==> flow/design.v <==
module copyEngine  #(
    parameter DATA_WIDTH       = 64,
    parameter ADDR_WIDTH       = 32,
    parameter LEN              = 16,
    parameter FULL_WORD_SIZE   = DATA_WIDTH / 8
) (
    input                             rstn,
    input                             clk,
    input                             src_dw_sel_i, 
    input                             dst_dw_sel_i, 
    input                             copy_i,
    input                             set_i,
    input        [7:0]                setVal_i,
    input                             flush_i,
    input        [LEN-1:0]            len_i,
    input        [ADDR_WIDTH-1:0]     src_i,
    input        [ADDR_WIDTH-1:0]     dst_i,
    output logic                      done_o,
    output logic                      mem_re_r,
    output logic [ADDR_WIDTH-1:0]     mem_rad_r,
    input                             mem_rreq_rdy,
    input        [DATA_WIDTH-1:0]     mem_rdat,
    input                             mem_rdat_rdy,
    output logic [FULL_WORD_SIZE-1:0] mem_bwe_r,
    output logic [ADDR_WIDTH-1:0]     mem_wad_r,
    output logic [DATA_WIDTH-1:0]     mem_wdat_r,
    input                             mem_wreq_rdy,
    output logic                      flush_r,
    output logic [ADDR_WIDTH-1:0]     cmd_adr_r,
    input                             cmd_rdy
);
    localparam int WORD_SIZE = FULL_WORD_SIZE / 2;
    localparam int RD_FIFO_DW = 32;
    localparam int RD_FIFO_AW = 4;
    localparam int BYTE_SHIFT = $clog2(FULL_WORD_SIZE);
    localparam int LOG_BYTE_SHIFT = $clog2(BYTE_SHIFT);
    localparam int ALIGN_BUF_SIZE = 2*RD_FIFO_DW;
    localparam int ALIGN_BUF_SIZE_BYTES = ALIGN_BUF_SIZE / 8;
    localparam int LOG_ALIGN_BUF_SIZE = $clog2(ALIGN_BUF_SIZE);
    localparam int LOG_ALIGN_BUF_SIZE_BYTES = $clog2(ALIGN_BUF_SIZE_BYTES);
    localparam int FULL_WRITE_MASK = {FULL_WORD_SIZE {1'b1}};
    localparam int WRITE_MASK = {WORD_SIZE {1'b1}};
    localparam int WRITE_FIRST=0;
    localparam int WRITE_MIDDLE=1;
    localparam int WRITE_LAST=2;
    localparam int WRITE_SKIP=3;  
    logic [BYTE_SHIFT-1:0]              srcShift, srcShift_r;
    logic [BYTE_SHIFT-1:0]              dstShift, dstShift_r;
    logic [BYTE_SHIFT:0]                readNum;
    logic [BYTE_SHIFT:0]                writeNum;
    logic [LOG_ALIGN_BUF_SIZE_BYTES:0]  readNum_s1;
    logic                               cmdBusy, cmdBusy_r;
    logic                               flush;
    logic [ADDR_WIDTH-1:0]              cmd_adr;
    logic                               rdBusy, rdBusy_r, wrBusy, wrBusy_r;
    logic [LEN-1:0]                     rdCnt, rdCnt_r, wrCnt, wrCnt_r;
    logic [ADDR_WIDTH-1:0]              srcPtr, srcPtr_r, dstPtr, dstPtr_r;
    logic [ALIGN_BUF_SIZE-1:0]          alignBuf_r, alignBuf;
    logic                               memset_run, memset_run_r;
    logic [7:0]                         memset_val, memset_val_r;
    logic                               rstall, wstall;
    logic                               firstRead_req, firstRead_req_r, firstRead_vld, firstRead_vld_r;
    logic                               firstWrite, firstWrite_r;
    logic [1:0]                         writeCase;
    logic [LOG_ALIGN_BUF_SIZE_BYTES:0]  bufNum, bufNum_r;
    logic [FULL_WORD_SIZE-1:0]          mem_bwe, bwe;
    logic [ADDR_WIDTH-1:0]              mem_wad;
    logic [DATA_WIDTH-1:0]              mem_wdat;
    logic                               mem_re;
    logic [ADDR_WIDTH-1:0]              mem_rad;
    logic                               rdfifo_reserve;
    logic                               rdfifo_we;
    logic                               rdfifo_re;
    logic [RD_FIFO_DW-1:0]              rdfifo_wdat;
    logic [RD_FIFO_DW-1:0]              rdfifo_rdat;
    logic                               rdfifo_rrdy;
    logic                               rdfifo_wrdy;
    logic                               almost_full;
    logic                               src_dw_sel, src_dw_sel_r; 
    logic                               dst_dw_sel, dst_dw_sel_r; 
    logic [LOG_BYTE_SHIFT:0]            src_word_size, src_word_size_r;
    logic [LOG_BYTE_SHIFT:0]            dst_word_size, dst_word_size_r;
    assign rdfifo_wdat =  src_dw_sel_r ? {mem_rdat[55:48], mem_rdat[39:32], mem_rdat[23:16], mem_rdat[7:0]} : mem_rdat[31:0];
    reserve_fifo #(
        .DW     (RD_FIFO_DW),
        .AW     (RD_FIFO_AW)
    ) rdfifo (
        .rstn            (rstn),
        .clk             (clk),
        .rd_en           (rdfifo_re),
        .reserve_en      (rdfifo_reserve),
        .dout            (rdfifo_rdat),
        .wr_en           (rdfifo_we),
        .din             (rdfifo_wdat),
        .wrdy            (rdfifo_wrdy),
        .rrdy            (rdfifo_rrdy)
    );
    always @(posedge clk or negedge rstn) begin
        if (~rstn) begin
            alignBuf_r <= 0;
            mem_re_r <= 0;
            mem_rad_r <= 0;
            mem_bwe_r <= 0;
            mem_wad_r <= 0;
            mem_wdat_r <= 0;
            {memset_run_r, memset_val_r, rdCnt_r, wrCnt_r, rdBusy_r, wrBusy_r, alignBuf_r, bufNum_r, srcShift_r, dstShift_r,
            firstWrite_r, firstRead_req_r, firstRead_vld_r, srcPtr_r, dstPtr_r, src_dw_sel_r,
            dst_dw_sel_r} <= 0;
            flush_r <= 0;
            cmd_adr_r <= 0;
            cmdBusy_r <= 0;
        end
        else begin
            alignBuf_r <= alignBuf;
            mem_re_r <= mem_re;
            mem_rad_r <= mem_rad;
            mem_bwe_r <= mem_bwe;
            mem_wad_r <= mem_wad;
            mem_wdat_r <= mem_wdat;
            {memset_run_r, memset_val_r, rdCnt_r, wrCnt_r, rdBusy_r, wrBusy_r, alignBuf_r, bufNum_r, srcShift_r, dstShift_r,  firstWrite_r, firstRead_req_r, firstRead_vld_r, srcPtr_r, dstPtr_r, src_dw_sel_r, dst_dw_sel_r} <=
                {memset_run, memset_val, rdCnt, wrCnt, rdBusy, wrBusy, alignBuf, bufNum, srcShift, dstShift, firstWrite, firstRead_req, firstRead_vld, srcPtr, dstPtr, src_dw_sel, dst_dw_sel};
            flush_r <= flush;
            cmd_adr_r <= cmd_adr;
            cmdBusy_r <= cmdBusy;
        end
    end
    always @(*) begin
        {memset_run, memset_val, rdCnt, wrCnt, rdBusy, wrBusy, alignBuf, bufNum, srcShift, dstShift, firstWrite, firstRead_req, firstRead_vld, srcPtr, dstPtr, src_dw_sel, dst_dw_sel}=
            {memset_run_r, memset_val_r, rdCnt_r, wrCnt_r, rdBusy_r, wrBusy_r, alignBuf_r, bufNum_r, srcShift_r, dstShift_r, firstWrite_r, firstRead_req_r, firstRead_vld_r, srcPtr_r, dstPtr_r, src_dw_sel_r, dst_dw_sel_r} ;
        {writeNum, rdfifo_re, bwe} = 0;
        writeCase = WRITE_SKIP;  
        cmdBusy = cmdBusy_r;
        cmd_adr = cmd_adr_r;
        flush = flush_r;
        if (~rdBusy_r && ~wrBusy_r && ~cmdBusy_r && (mem_bwe_r==0) && (copy_i || set_i || flush_i)) begin  
            srcShift = src_dw_sel_i ? (src_i & 7) : (src_i & 3);
            dstShift = dst_dw_sel_i ? (dst_i & 7) : (dst_i & 3);
            srcPtr = src_i;
            dstPtr = dst_i;
            rdCnt = len_i;
            wrCnt = len_i;
            firstRead_req = 1;
            firstRead_vld = 1;
            firstWrite = 1;
            rdBusy = copy_i;
            wrBusy = (copy_i || set_i);
            memset_run = set_i & ~copy_i;
            memset_val = setVal_i;
            src_dw_sel = src_dw_sel_i;
            dst_dw_sel = dst_dw_sel_i;
            cmdBusy = flush_i;
            cmd_adr = dst_i;
            flush = flush_i;
        end
        if (flush_r && cmd_rdy) begin
            cmdBusy = 0;
            cmd_adr = 0;
            flush = 0;
        end
            if(firstWrite_r==1) begin  
                if (dst_dw_sel_r) begin 
                    writeNum = (((FULL_WORD_SIZE-dstShift_r) / 2) > wrCnt_r) ? (wrCnt_r*2) : (FULL_WORD_SIZE-dstShift_r); 
                    writeCase = ((wrCnt_r <= WORD_SIZE) && ((writeNum/2)==wrCnt_r)) ? WRITE_LAST : WRITE_FIRST;
                end
                else begin
                    writeNum = ((WORD_SIZE-dstShift_r) > wrCnt_r) ? wrCnt_r : (WORD_SIZE-dstShift_r); 
                    writeCase = ((wrCnt_r <= WORD_SIZE) && (writeNum==wrCnt_r)) ? WRITE_LAST : WRITE_FIRST;
                end
                for (int b=0; b<FULL_WORD_SIZE; b++) begin
                    if (b < writeNum) bwe[dstShift_r + b] = 1;
                end
            end
            else if((wrCnt_r<=WORD_SIZE) && wrBusy_r) begin  
                bwe = shift_right_mask(WORD_SIZE-wrCnt_r, dst_dw_sel_r);          
                writeNum = dst_dw_sel_r ? (wrCnt_r*2) : wrCnt_r;
                writeCase = WRITE_LAST;
            end
            else begin
                bwe = dst_dw_sel_r ? {FULL_WORD_SIZE {1'b1}} : {WORD_SIZE {1'b1}};
                writeNum = dst_dw_sel_r ? FULL_WORD_SIZE : WORD_SIZE;
                writeCase = WRITE_MIDDLE;
            end
        rstall = (mem_rreq_rdy && rdBusy_r && rdfifo_wrdy) ? 0 : 1;
        wstall = (mem_wreq_rdy && wrBusy_r && (((bufNum_r>=writeNum && ~dst_dw_sel_r)) || (bufNum_r>=(writeNum/2) && dst_dw_sel_r))) ? 0 : 1;
        readNum = (firstRead_req_r && src_dw_sel_r) ? (FULL_WORD_SIZE - srcShift_r)/2 :
                  (firstRead_req_r && ~src_dw_sel_r) ? (WORD_SIZE - srcShift_r) :
                                                        WORD_SIZE;          
        mem_re = mem_re_r;
        mem_rad = mem_rad_r;
        if (~rstall) begin
            firstRead_req = 0;
            rdCnt = (rdCnt_r >= readNum) ? (rdCnt_r - readNum) : 0;
            rdBusy = (rdCnt==0) ? 0 : 1;
            srcPtr = srcPtr_r + (src_dw_sel_r ? readNum*2 : readNum);
            mem_re = 1;
            mem_rad = src_dw_sel_r ? (srcPtr_r >> BYTE_SHIFT) : (srcPtr_r >> (BYTE_SHIFT-1));
        end
        else if (mem_rreq_rdy) begin
            mem_re = 0;
        end
        rdfifo_reserve = mem_rreq_rdy & mem_re_r;
        rdfifo_we = mem_rdat_rdy; 
            if(~wstall) begin
                if (writeCase==WRITE_LAST) begin
                    bufNum = 0;
                    alignBuf = 0;
                end
                else if (dst_dw_sel) begin
                    bufNum -= (writeNum / 2);                  
                    alignBuf >>= (writeNum*4);          
                end
                else begin
                    bufNum -= writeNum;                  
                    alignBuf >>= (writeNum*8);          
                end
            end
            else begin
                bwe=0; writeCase=WRITE_SKIP; writeNum=0;  
            end
        readNum_s1 = (firstRead_vld_r && src_dw_sel_r) ? (FULL_WORD_SIZE - srcShift_r)/2 :
                    (firstRead_vld_r && ~src_dw_sel_r) ? (WORD_SIZE - srcShift_r) :
                                                         WORD_SIZE;          
        if(rdfifo_rrdy && ((bufNum+readNum_s1)<ALIGN_BUF_SIZE_BYTES) && ~memset_run_r) begin
            rdfifo_re = 1;
            firstRead_vld = 0;
            if(firstRead_vld_r && src_dw_sel_r) begin
                alignBuf |= (rdfifo_rdat >> (srcShift_r*4));
            end
            else if (firstRead_vld_r) begin
                alignBuf |= (rdfifo_rdat >> (srcShift_r*8));
            end
            else begin  
                alignBuf |= (rdfifo_rdat << (bufNum*8));      
            end
            bufNum += readNum_s1;  
        end
        else if ((bufNum<ALIGN_BUF_SIZE_BYTES) && memset_run_r && (writeCase!=WRITE_LAST)) begin
            alignBuf = {ALIGN_BUF_SIZE_BYTES {memset_val_r}};
            bufNum += (((ALIGN_BUF_SIZE_BYTES - bufNum) > wrCnt_r) ? wrCnt_r : (ALIGN_BUF_SIZE_BYTES - bufNum));
        end
        mem_bwe = mem_bwe_r;
        mem_wad = mem_wad_r;
        mem_wdat = mem_wdat_r;
        if (~wstall) begin
            firstWrite = 0;
            if (dst_dw_sel_r) begin
                dstPtr = dstPtr_r + writeNum;
                dstShift = (dstPtr & 7);
                mem_bwe = bwe;
                mem_wad = dstPtr_r >> BYTE_SHIFT;
                wrCnt = wrCnt_r - writeNum/2;
                if (firstWrite_r) begin
                    mem_wdat = shift_left(alignBuf_r[31:0], dstShift_r, dst_dw_sel_r); 
                end
                else begin
                    mem_wdat = {8'b0, alignBuf_r[31:24], 8'b0, alignBuf_r[23:16], 8'b0, alignBuf_r[15:8], 8'b0, alignBuf_r[7:0]};
                end
            end
            else begin
                dstPtr = dstPtr_r + writeNum;
                dstShift = (dstPtr & 3);
                mem_bwe = bwe;
                mem_wad = dstPtr_r >> (BYTE_SHIFT - 1);
                wrCnt = wrCnt_r - writeNum;
                if (firstWrite_r) begin
                    mem_wdat = shift_left(alignBuf_r[31:0], dstShift_r, dst_dw_sel_r); 
                end
                else begin
                    mem_wdat = alignBuf_r[31:0];
                end
            end
            if(writeCase==WRITE_LAST) begin
                wrBusy = 0;
                memset_run = 0;
            end
        end
        else if (mem_wreq_rdy) begin
            mem_bwe = 0;
        end
        done_o = ~rdBusy_r && ~wrBusy_r && (mem_bwe_r==0) && ~cmdBusy_r;
    end
function [DATA_WIDTH-1:0] shift_left;
    input [31:0]           dat;
    input [BYTE_SHIFT-1:0] shift;
    input                  dw_sel;
    if (dw_sel) begin
        shift_left = 0;
        for (int i=0; i<FULL_WORD_SIZE; i++) begin
            if ((i&1)==0) begin
                shift_left[(i + shift)*8 +: 8] = dat[i*8/2 +: 8];
            end
        end
    end
    else begin
        shift_left = (dat << (8*shift)) & ({{32{1'b0}}, {32{1'b1}}});
    end
endfunction
function [FULL_WORD_SIZE-1:0] shift_right_mask;
    input [BYTE_SHIFT-1:0] shift;
    input                  dw_sel;
    shift_right_mask = dw_sel ? (FULL_WRITE_MASK>>(shift*2)) : (WRITE_MASK>>shift);
endfunction
endmodule
module reserve_fifo#(
    parameter DW = 32,
    parameter AW = 1
)(
    input                   rstn,
    input                   clk,
    input                   reserve_en,
    input                   wr_en,
    input        [DW-1:0]   din,
    input                   rd_en,
    output logic [DW-1:0]   dout,
    output logic            wrdy,
    output logic            rrdy
);
    localparam DEPTH = (1 << AW);
    reg [DW-1:0]   mem[DEPTH];
    logic [AW-1:0] wptr, wptr_r;
    logic [AW-1:0] rptr, rptr_r;
    logic [AW:0]   num, num_r, reserveNum, reserveNum_r;
    logic          we;
    logic vrdy;
    always @(posedge clk or negedge rstn) begin
        if (~rstn) begin
            wptr_r <= 0;
            rptr_r <= 0;
            num_r <= 0;
            reserveNum_r<=0;
        end
        else begin
            wptr_r <= wptr;
            rptr_r <= rptr;
            num_r <= num;
            reserveNum_r<=reserveNum;
        end
    end
    always @(*) begin
        wrdy = (reserveNum_r < (DEPTH-1));
        rrdy = (num_r!=0);
        wptr = wptr_r;
        rptr = rptr_r;
        reserveNum = (reserveNum_r + reserve_en - rd_en);
        num        = num_r        + wr_en      - rd_en;
        we = 0;
        if (wr_en) begin
            wptr = wptr_r + 1;
            we = 1;
        end
        if (rd_en) begin
            rptr = rptr_r + 1;
        end
    end
    always @(posedge clk) begin
        if (we) begin
            mem[wptr_r] <= din;
        end
    end
    assign dout = mem[rptr_r];
endmodule
## Reports on copyEngine

Each step is given for the RTL above and for the edited RTL.
Lines under "unedited" count in the file above, lines under "edited" in the edited file.
"difference": "edited" minus "unedited" as printed here. "rel. change": 100 x difference / "unedited".
Library cell names are shortened.
Not given: n/a

- Top module: copyEngine
- Clock: clk
- Library: sky130hd
- Library corner: tt_025C_1v80

## Edit of the RTL

Unified diff, file above to edited file.
The edit is scripted, without regard to the design's behaviour, which it may alter; it was not made to optimise anything.

```diff
@@ -1,5 +1,5 @@
 module copyEngine  #(
     parameter DATA_WIDTH       = 64,
-    parameter ADDR_WIDTH       = 32,
+    parameter ADDR_WIDTH       = 24,
     parameter LEN              = 16,
     parameter FULL_WORD_SIZE   = DATA_WIDTH / 8
```

## Elaborated design

Source: Yosys, flattened and elaborated, memories not mapped. Widths are those after wreduce. Registers that Yosys merges into a memory's read port (data or address) are not register bits. Print and check cells do not count.
Memory sizes are those after Yosys's memory passes, which may raise the word count (mostly to a power of two), join words into wider ones and drop unused or constant bits.

Storage and ports:

| item | unedited | edited | difference | rel. change (%) |
|---|---|---|---|---|
| bits in registers | 374 | 334 | -40 | -10.70 |
| latch bits | 0 | 0 | 0 | n/a |
| bits in writable memories | 512 | 512 | 0 | 0.00 |
| ROM bits | 64 | 64 | 0 | 0.00 |
| word width x clocked read ports | 0 | 0 | 0 | n/a |
| memory cells | 2 | 2 | 0 | 0.00 |
| bits of input ports | 163 | 147 | -16 | -9.82 |
| output and inout bits | 171 | 147 | -24 | -14.04 |

Operators by class:

| item | unedited | edited | difference | rel. change (%) |
|---|---|---|---|---|
| add/sub/neg operators | 32 | 32 | 0 | 0.00 |
| multipliers | 0 | 0 | 0 | n/a |
| div/mod/pow operators | 0 | 0 | 0 | n/a |
| order comparisons | 18 | 18 | 0 | 0.00 |
| eq/ne operators | 86 | 86 | 0 | 0.00 |
| shift-type cells | 8 | 8 | 0 | 0.00 |
| mux-type cells | 183 | 183 | 0 | 0.00 |
| bitwise operators | 12 | 12 | 0 | 0.00 |
| reduce/logical cells | 43 | 43 | 0 | 0.00 |

Memory list:

| item | unedited | edited |
|---|---|---|
| words x width with read and write ports | rdfifo.mem 16 x 32 bit 1R1W; 8 x 8 bit 1R0W | rdfifo.mem 16 x 32 bit 1R1W; 8 x 8 bit 1R0W |

Operators with widths:

| operator | unedited | edited | difference | rel. change (%) |
|---|---|---|---|---|
| two-way mux 32 bit | 8 | 3 | -5 | -62.50 |
| two-way mux 24 bit | 0 | 5 | +5 | n/a |
| two-way mux 30 bit | 2 | 0 | -2 | -100.00 |
| two-way mux 22 bit | 0 | 2 | +2 | n/a |
| adder 32 x 4 -> 32 bit | 1 | 0 | -1 | -100.00 |
| adder 32 x 5 -> 32 bit | 1 | 0 | -1 | -100.00 |
| adder 24 x 4 -> 24 bit | 0 | 1 | +1 | n/a |
| adder 24 x 5 -> 24 bit | 0 | 1 | +1 | n/a |
| two-way mux 1 bit | 79 | 79 | 0 | 0.00 |
| two-way mux 8 bit | 48 | 48 | 0 | 0.00 |
| == test 4 x 3 -> 1 bit with constant B | 40 | 40 | 0 | 0.00 |
| logical AND 1 bit | 24 | 24 | 0 | 0.00 |
| == test 4 x 2 -> 1 bit with constant B | 20 | 20 | 0 | 0.00 |
| two-way mux 4 bit | 19 | 19 | 0 | 0.00 |
| zero test 32 bit | 11 | 11 | 0 | 0.00 |
| == test 4 x 1 -> 1 bit with constant B | 10 | 10 | 0 | 0.00 |
| two-way mux 64 bit | 10 | 10 | 0 | 0.00 |
| inverter 1 bit | 7 | 7 | 0 | 0.00 |
| two-way mux 2 bit | 6 | 6 | 0 | 0.00 |
| two-way mux 16 bit | 5 | 5 | 0 | 0.00 |
| two-way mux 3 bit | 5 | 5 | 0 | 0.00 |
| inequality test 2 bit with constant B | 5 | 5 | 0 | 0.00 |
| adder 3 x 3 -> 4 bit with constant B | 4 | 4 | 0 | 0.00 |
| == test 3 bit with constant B | 4 | 4 | 0 | 0.00 |
| < comparator 3 x 4 -> 1 bit with constant A | 4 | 4 | 0 | 0.00 |
| logical OR 1 bit | 3 | 3 | 0 | 0.00 |
| bitwise OR 64 bit | 3 | 3 | 0 | 0.00 |
| adder 3 x 2 -> 4 bit with constant B | 2 | 2 | 0 | 0.00 |

The list need not be complete.

## Logic depth

Depth = most cells in a row (Yosys ltp): at word level without a register or memory, in the mapped netlist without a sequential cell, where the memories' decode and read muxes count.

Logic depth:

| item | unedited | edited | difference | rel. change (%) |
|---|---|---|---|---|
| depth after elaboration | 24 | 24 | 0 | 0.00 |
| ABC_AREA | 0 | 0 | n/a | n/a |
| depth in mapped cells | 46 | 45 | -1 | -2.17 |

## After synthesis

Yosys stat after the flow's synthesis: flattened, memories mapped to cells. It holds for the ABC_AREA given above (unset counts as 0); a run with the other value may have another netlist.

Synthesis totals:

| item | unedited | edited | difference | rel. change (%) |
|---|---|---|---|---|
| standard cells after synthesis | 4080 | 3928 | -152 | -3.73 |
| synthesis area (µm²) | 46777.4 | 45142.0 | -1635.4 | -3.50 |
| area of sequential cells (µm²) | 24583.6 | 23582.6 | -1001.0 | -4.07 |
| flip-flop cells | 880 | 840 | -40 | -4.55 |

Cell types:

| cell type | unedited | edited | difference | rel. change (%) |
|---|---|---|---|---|
| dfrtp_1 | 368 | 328 | -40 | -10.87 |
| a22oi_1 | 64 | 34 | -30 | -46.88 |
| o21ai_0 | 248 | 219 | -29 | -11.69 |
| nor2_1 | 311 | 287 | -24 | -7.72 |
| nand2_1 | 507 | 485 | -22 | -4.34 |
| nor3_1 | 48 | 69 | +21 | +43.75 |
| and2_1 | 43 | 23 | -20 | -46.51 |
| o2bb2ai_1 | 6 | 26 | +20 | +333.33 |
| and3_1 | 45 | 26 | -19 | -42.22 |
| nor2b_1 | 24 | 43 | +19 | +79.17 |
| clkbuf_1 | 232 | 215 | -17 | -7.33 |
| inv_1 | 77 | 94 | +17 | +22.08 |
| o22ai_1 | 50 | 63 | +13 | +26.00 |
| o22a_1 | 21 | 8 | -13 | -61.90 |
| a21oi_1 | 239 | 227 | -12 | -5.02 |
| o221ai_1 | 23 | 11 | -12 | -52.17 |
| buf_1 | 34 | 44 | +10 | +29.41 |
| mux2_2 | 63 | 54 | -9 | -14.29 |

The list need not be complete.
By module: a second synthesis without flattening, with its own total; a netlist apart from the flattened one above.

Second synthesis, totals:

| item | unedited | edited | difference | rel. change (%) |
|---|---|---|---|---|
| cell total of the unflattened synthesis | 4177 | 4005 | -172 | -4.12 |
| area total of the unflattened synthesis (µm²) | 46918.7 | 45190.8 | -1727.9 | -3.68 |

Rows give one instance, submodules left out.

Modules, unedited:

| module | times used | cells | area (µm²) | seq. area (µm²) |
|---|---|---|---|---|
| copyEngine | 1 | 3278 | 26690.6 | 8758.4 |
| reserve_fifo | 1 | 899 | 20228.2 | 15825.2 |

Modules, edited:

| module | times used | cells | area (µm²) | seq. area (µm²) |
|---|---|---|---|---|
| copyEngine | 1 | 3106 | 24962.7 | 7757.4 |
| reserve_fifo | 1 | 899 | 20228.2 | 15825.2 |

## Worst setup path after synthesis

Path of least setup slack by OpenSTA after synthesis, without wires, with an ideal clock, recovery checks aside; 20% of the period is set as input and as output delay. Where synthesis merged equal registers, the netlist keeps one of their names.

Timing path after synthesis:

| item | unedited | edited | difference | rel. change (%) |
|---|---|---|---|---|
| kind | reg-to-reg | reg-to-reg | n/a | n/a |
| start point | reg (no name shown) | reg (no name shown) | n/a | n/a |
| end point | reg bufNum_r[2] | reg bufNum_r[2] | n/a | n/a |
| clock period (ps) | 10000 | 10000 | 0 | 0.00 |
| setup time (ps) | 139 | 139 | 0 | n/a |
| arrival time (ps) | 9484 | 9996 | +512 | +5.40 |
| required time (ps) | 9861 | 9861 | 0 | 0.00 |
| slack (ps) | 377 | -135 | -512 | n/a |
| delay of the path (ps) | 9623 | 10135 | +512 | +5.32 |
| driving pins on the path | 46 | 44 | -2 | -4.35 |
| synthesis period reached (ps) | 9623 | 10135 | +512 | +5.32 |

"delay of the path" is the arrival time less input delay plus setup time.
"driving pins on the path" counts driving pins, that of a launching flip-flop among them; a cell with two outputs on the path counts twice.
"synthesis period reached" is the clock period less the worst setup slack; recovery checks do not enter. This is arithmetic on one report: input and output delays are still those of the set period (20% each).

Between the ends, after synthesis, unedited:
- Path through: dfrtp_1 buf_2 inv_1 ha_1 ha_1 clkbuf_1 inv_1 ha_1 a21oi_1 o21a_1 and2b_1 o21a_1 o21a_1 o211a_2 a31oi_2 inv_1 ha_1 fa_1 [10 not listed] ha_1 a21o_1 a21o_1 a21oi_1 nor2b_1 o21ai_0 nand2b_1 a211o_1 a21oi_1 o21bai_1 a21oi_1 ha_1 inv_1 fa_1 xor2_1 nor2_1 a211oi_1 a21oi_1

RTL lines, path after synthesis, unedited:

| item | line | RTL |
|---|---|---|
| to (decl) | 65 | `logic [LOG_ALIGN_BUF_SIZE_BYTES:0]  bufNum, bufNum_r;` |

unedited: No chain of elaborated cells between the ends is given.

Between the ends, after synthesis, edited:
- Path through: dfrtp_1 clkbuf_1 inv_1 ha_1 ha_1 clkbuf_1 inv_1 ha_1 nand2_1 o21ai_0 o221ai_2 a32o_1 a2111o_1 a22o_1 ha_1 fa_1 a21boi_0 o22ai_1 [8 not listed] ha_1 a21o_1 a21o_1 a21oi_1 nor2b_1 o21ai_0 nand2_1 a2111o_1 a21oi_1 nor2_1 a21oi_1 ha_1 inv_1 fa_1 xor2_1 nor2_1 a211oi_1 a21oi_1

RTL lines, path after synthesis, edited:

| item | line | RTL |
|---|---|---|
| to (decl) | 65 | `logic [LOG_ALIGN_BUF_SIZE_BYTES:0]  bufNum, bufNum_r;` |

edited: No chain of elaborated cells between the ends is given.

## Timing after layout

Path of least setup slack in the final report of the runs of pair 1 (OpenROAD, finished layout, wires in). Where an end is a register, its clock arrival counts in the times.
The path's times are printed in steps of 10 ps; the period is the one set.

Timing path after layout:

| item | unedited | edited | difference | rel. change (%) |
|---|---|---|---|---|
| kind | reg-to-reg | reg-to-reg | n/a | n/a |
| start point | reg (no name shown) | reg (no name shown) | n/a | n/a |
| end point | reg bufNum_r[2] | reg bufNum_r[2] | n/a | n/a |
| clock period (ps) | 10000 | 10000 | 0 | 0.00 |
| setup time (ps) | 130 | 130 | 0 | n/a |
| arrival time (ps) | 9880 | 9670 | -210 | -2.13 |
| required time (ps) | 10580 | 10560 | -20 | -0.19 |
| slack (ps) | 690 | 890 | +200 | n/a |
| driving pins on the path | 45 | 43 | -2 | -4.44 |

Between the ends, after layout, unedited:
- Path through: dfrtp_1 inv_1 ha_2 ha_1 buf_4 inv_1 ha_1 a21oi_1 o21a_1 and2b_1 o21a_1 o21a_1 o211a_2 a31oi_2 inv_1 ha_1 fa_1 a21boi_0 [9 not listed] ha_1 a21o_1 a21o_1 a21oi_1 nor2b_1 o21ai_0 nand2b_1 a211o_1 a21oi_1 o21bai_1 a21oi_1 ha_1 inv_1 fa_1 xor2_1 nor2_1 a211oi_1 a21oi_1

RTL lines, path after layout, unedited:

| item | line | RTL |
|---|---|---|
| to (decl) | 65 | `logic [LOG_ALIGN_BUF_SIZE_BYTES:0]  bufNum, bufNum_r;` |

unedited: No chain of elaborated cells between the ends is given.

Between the ends, after layout, edited:
- Path through: dfrtp_1 inv_1 ha_1 ha_2 inv_1 ha_1 a21oi_1 o21ai_0 o221ai_2 a31o_4 nor3_1 a2111o_1 a22o_1 ha_1 fa_1 a21boi_0 o22ai_1 buf_4 [7 not listed] buf_4 ha_1 a21o_1 a21oi_1 nor2b_1 o21ai_0 nand2_1 a2111o_1 a21oi_4 nor2_1 a21oi_1 ha_1 inv_1 fa_1 xor2_1 nor2_1 a211oi_1 a21oi_1

RTL lines, path after layout, edited:

| item | line | RTL |
|---|---|---|
| to (decl) | 65 | `logic [LOG_ALIGN_BUF_SIZE_BYTES:0]  bufNum, bufNum_r;` |

edited: No chain of elaborated cells between the ends is given.

## Flow runs

Runs of the flow (Yosys, OpenROAD) on both versions; the two runs of a pair have the same settings. The constraints put input and output delay at 20% of the set period each and load the outputs with 0.01 pF.

Flow settings, pair 1:
- CORE_UTILIZATION: 40
- period_ns: 10.0
- CAP_MARGIN: 20
- CORE_MARGIN: 2
- SLEW_MARGIN: 20

Final reports, pair 1:

| item | unedited | edited | difference | rel. change (%) |
|---|---|---|---|---|
| Yosys chip area after synthesis (µm²) | 46777.4 | 45142.0 | -1635.4 | -3.50 |
| full die area (µm²) | 119695.0 | 115559.0 | -4136.0 | -3.46 |
| area of the standard cells in the finished layout (µm²) | 54429.7 | 52566.7 | -1863.0 | -3.42 |
| utilization after routing (%) | 46.9 | 46.9 | 0.0 | n/a |
| setup slack of the worst path (ps) | 694 | 889 | +195 | n/a |
| setup total negative slack (ps) | 0 | 0 | 0 | n/a |
| post-route worst hold slack (ps) | 477 | 463 | -14 | n/a |
| total power after layout (uW) | 19393 | 16893 | -2500 | -12.89 |
| period achieved (ps) | 9306 | 9111 | -195 | -2.10 |

Flow settings, pair 2:
- CELL_PAD_IN_SITES_GLOBAL_PLACEMENT: 2
- CORE_UTILIZATION: 25
- CTS_CLUSTER_SIZE: 80
- GPL_ROUTABILITY_DRIVEN: 1
- MIN_ROUTING_LAYER: met2
- PLACE_DENSITY_LB_ADDON: 0.28
- SLEW_MARGIN: 15
- period_ns: 10.1
- CAP_MARGIN: 20
- CORE_MARGIN: 2

Final reports, pair 2:

| item | unedited | edited | difference | rel. change (%) |
|---|---|---|---|---|
| Yosys chip area after synthesis (µm²) | 46777.4 | 45142.0 | -1635.4 | -3.50 |
| full die area (µm²) | 190585.0 | 183985.0 | -6600.0 | -3.46 |
| area of the standard cells in the finished layout (µm²) | 56100.1 | 53695.2 | -2404.9 | -4.29 |
| utilization after routing (%) | 30.2 | 30.0 | -0.2 | n/a |
| setup slack of the worst path (ps) | 798 | 605 | -193 | n/a |
| setup total negative slack (ps) | 0 | 0 | 0 | n/a |
| post-route worst hold slack (ps) | 466 | 463 | -3 | n/a |
| total power after layout (uW) | 20522 | 17474 | -3048 | -14.85 |
| period achieved (ps) | 9302 | 9495 | +193 | +2.07 |

"period achieved": clock period set for the run, less the worst setup slack. It is reckoned from that one timing run; input and output delays stay at 20% of the period that was set.
By "total power after layout" is meant OpenSTA's value without simulated activity: inputs other than the clock are taken to toggle once in ten clock periods, and the tool carries that through the logic.
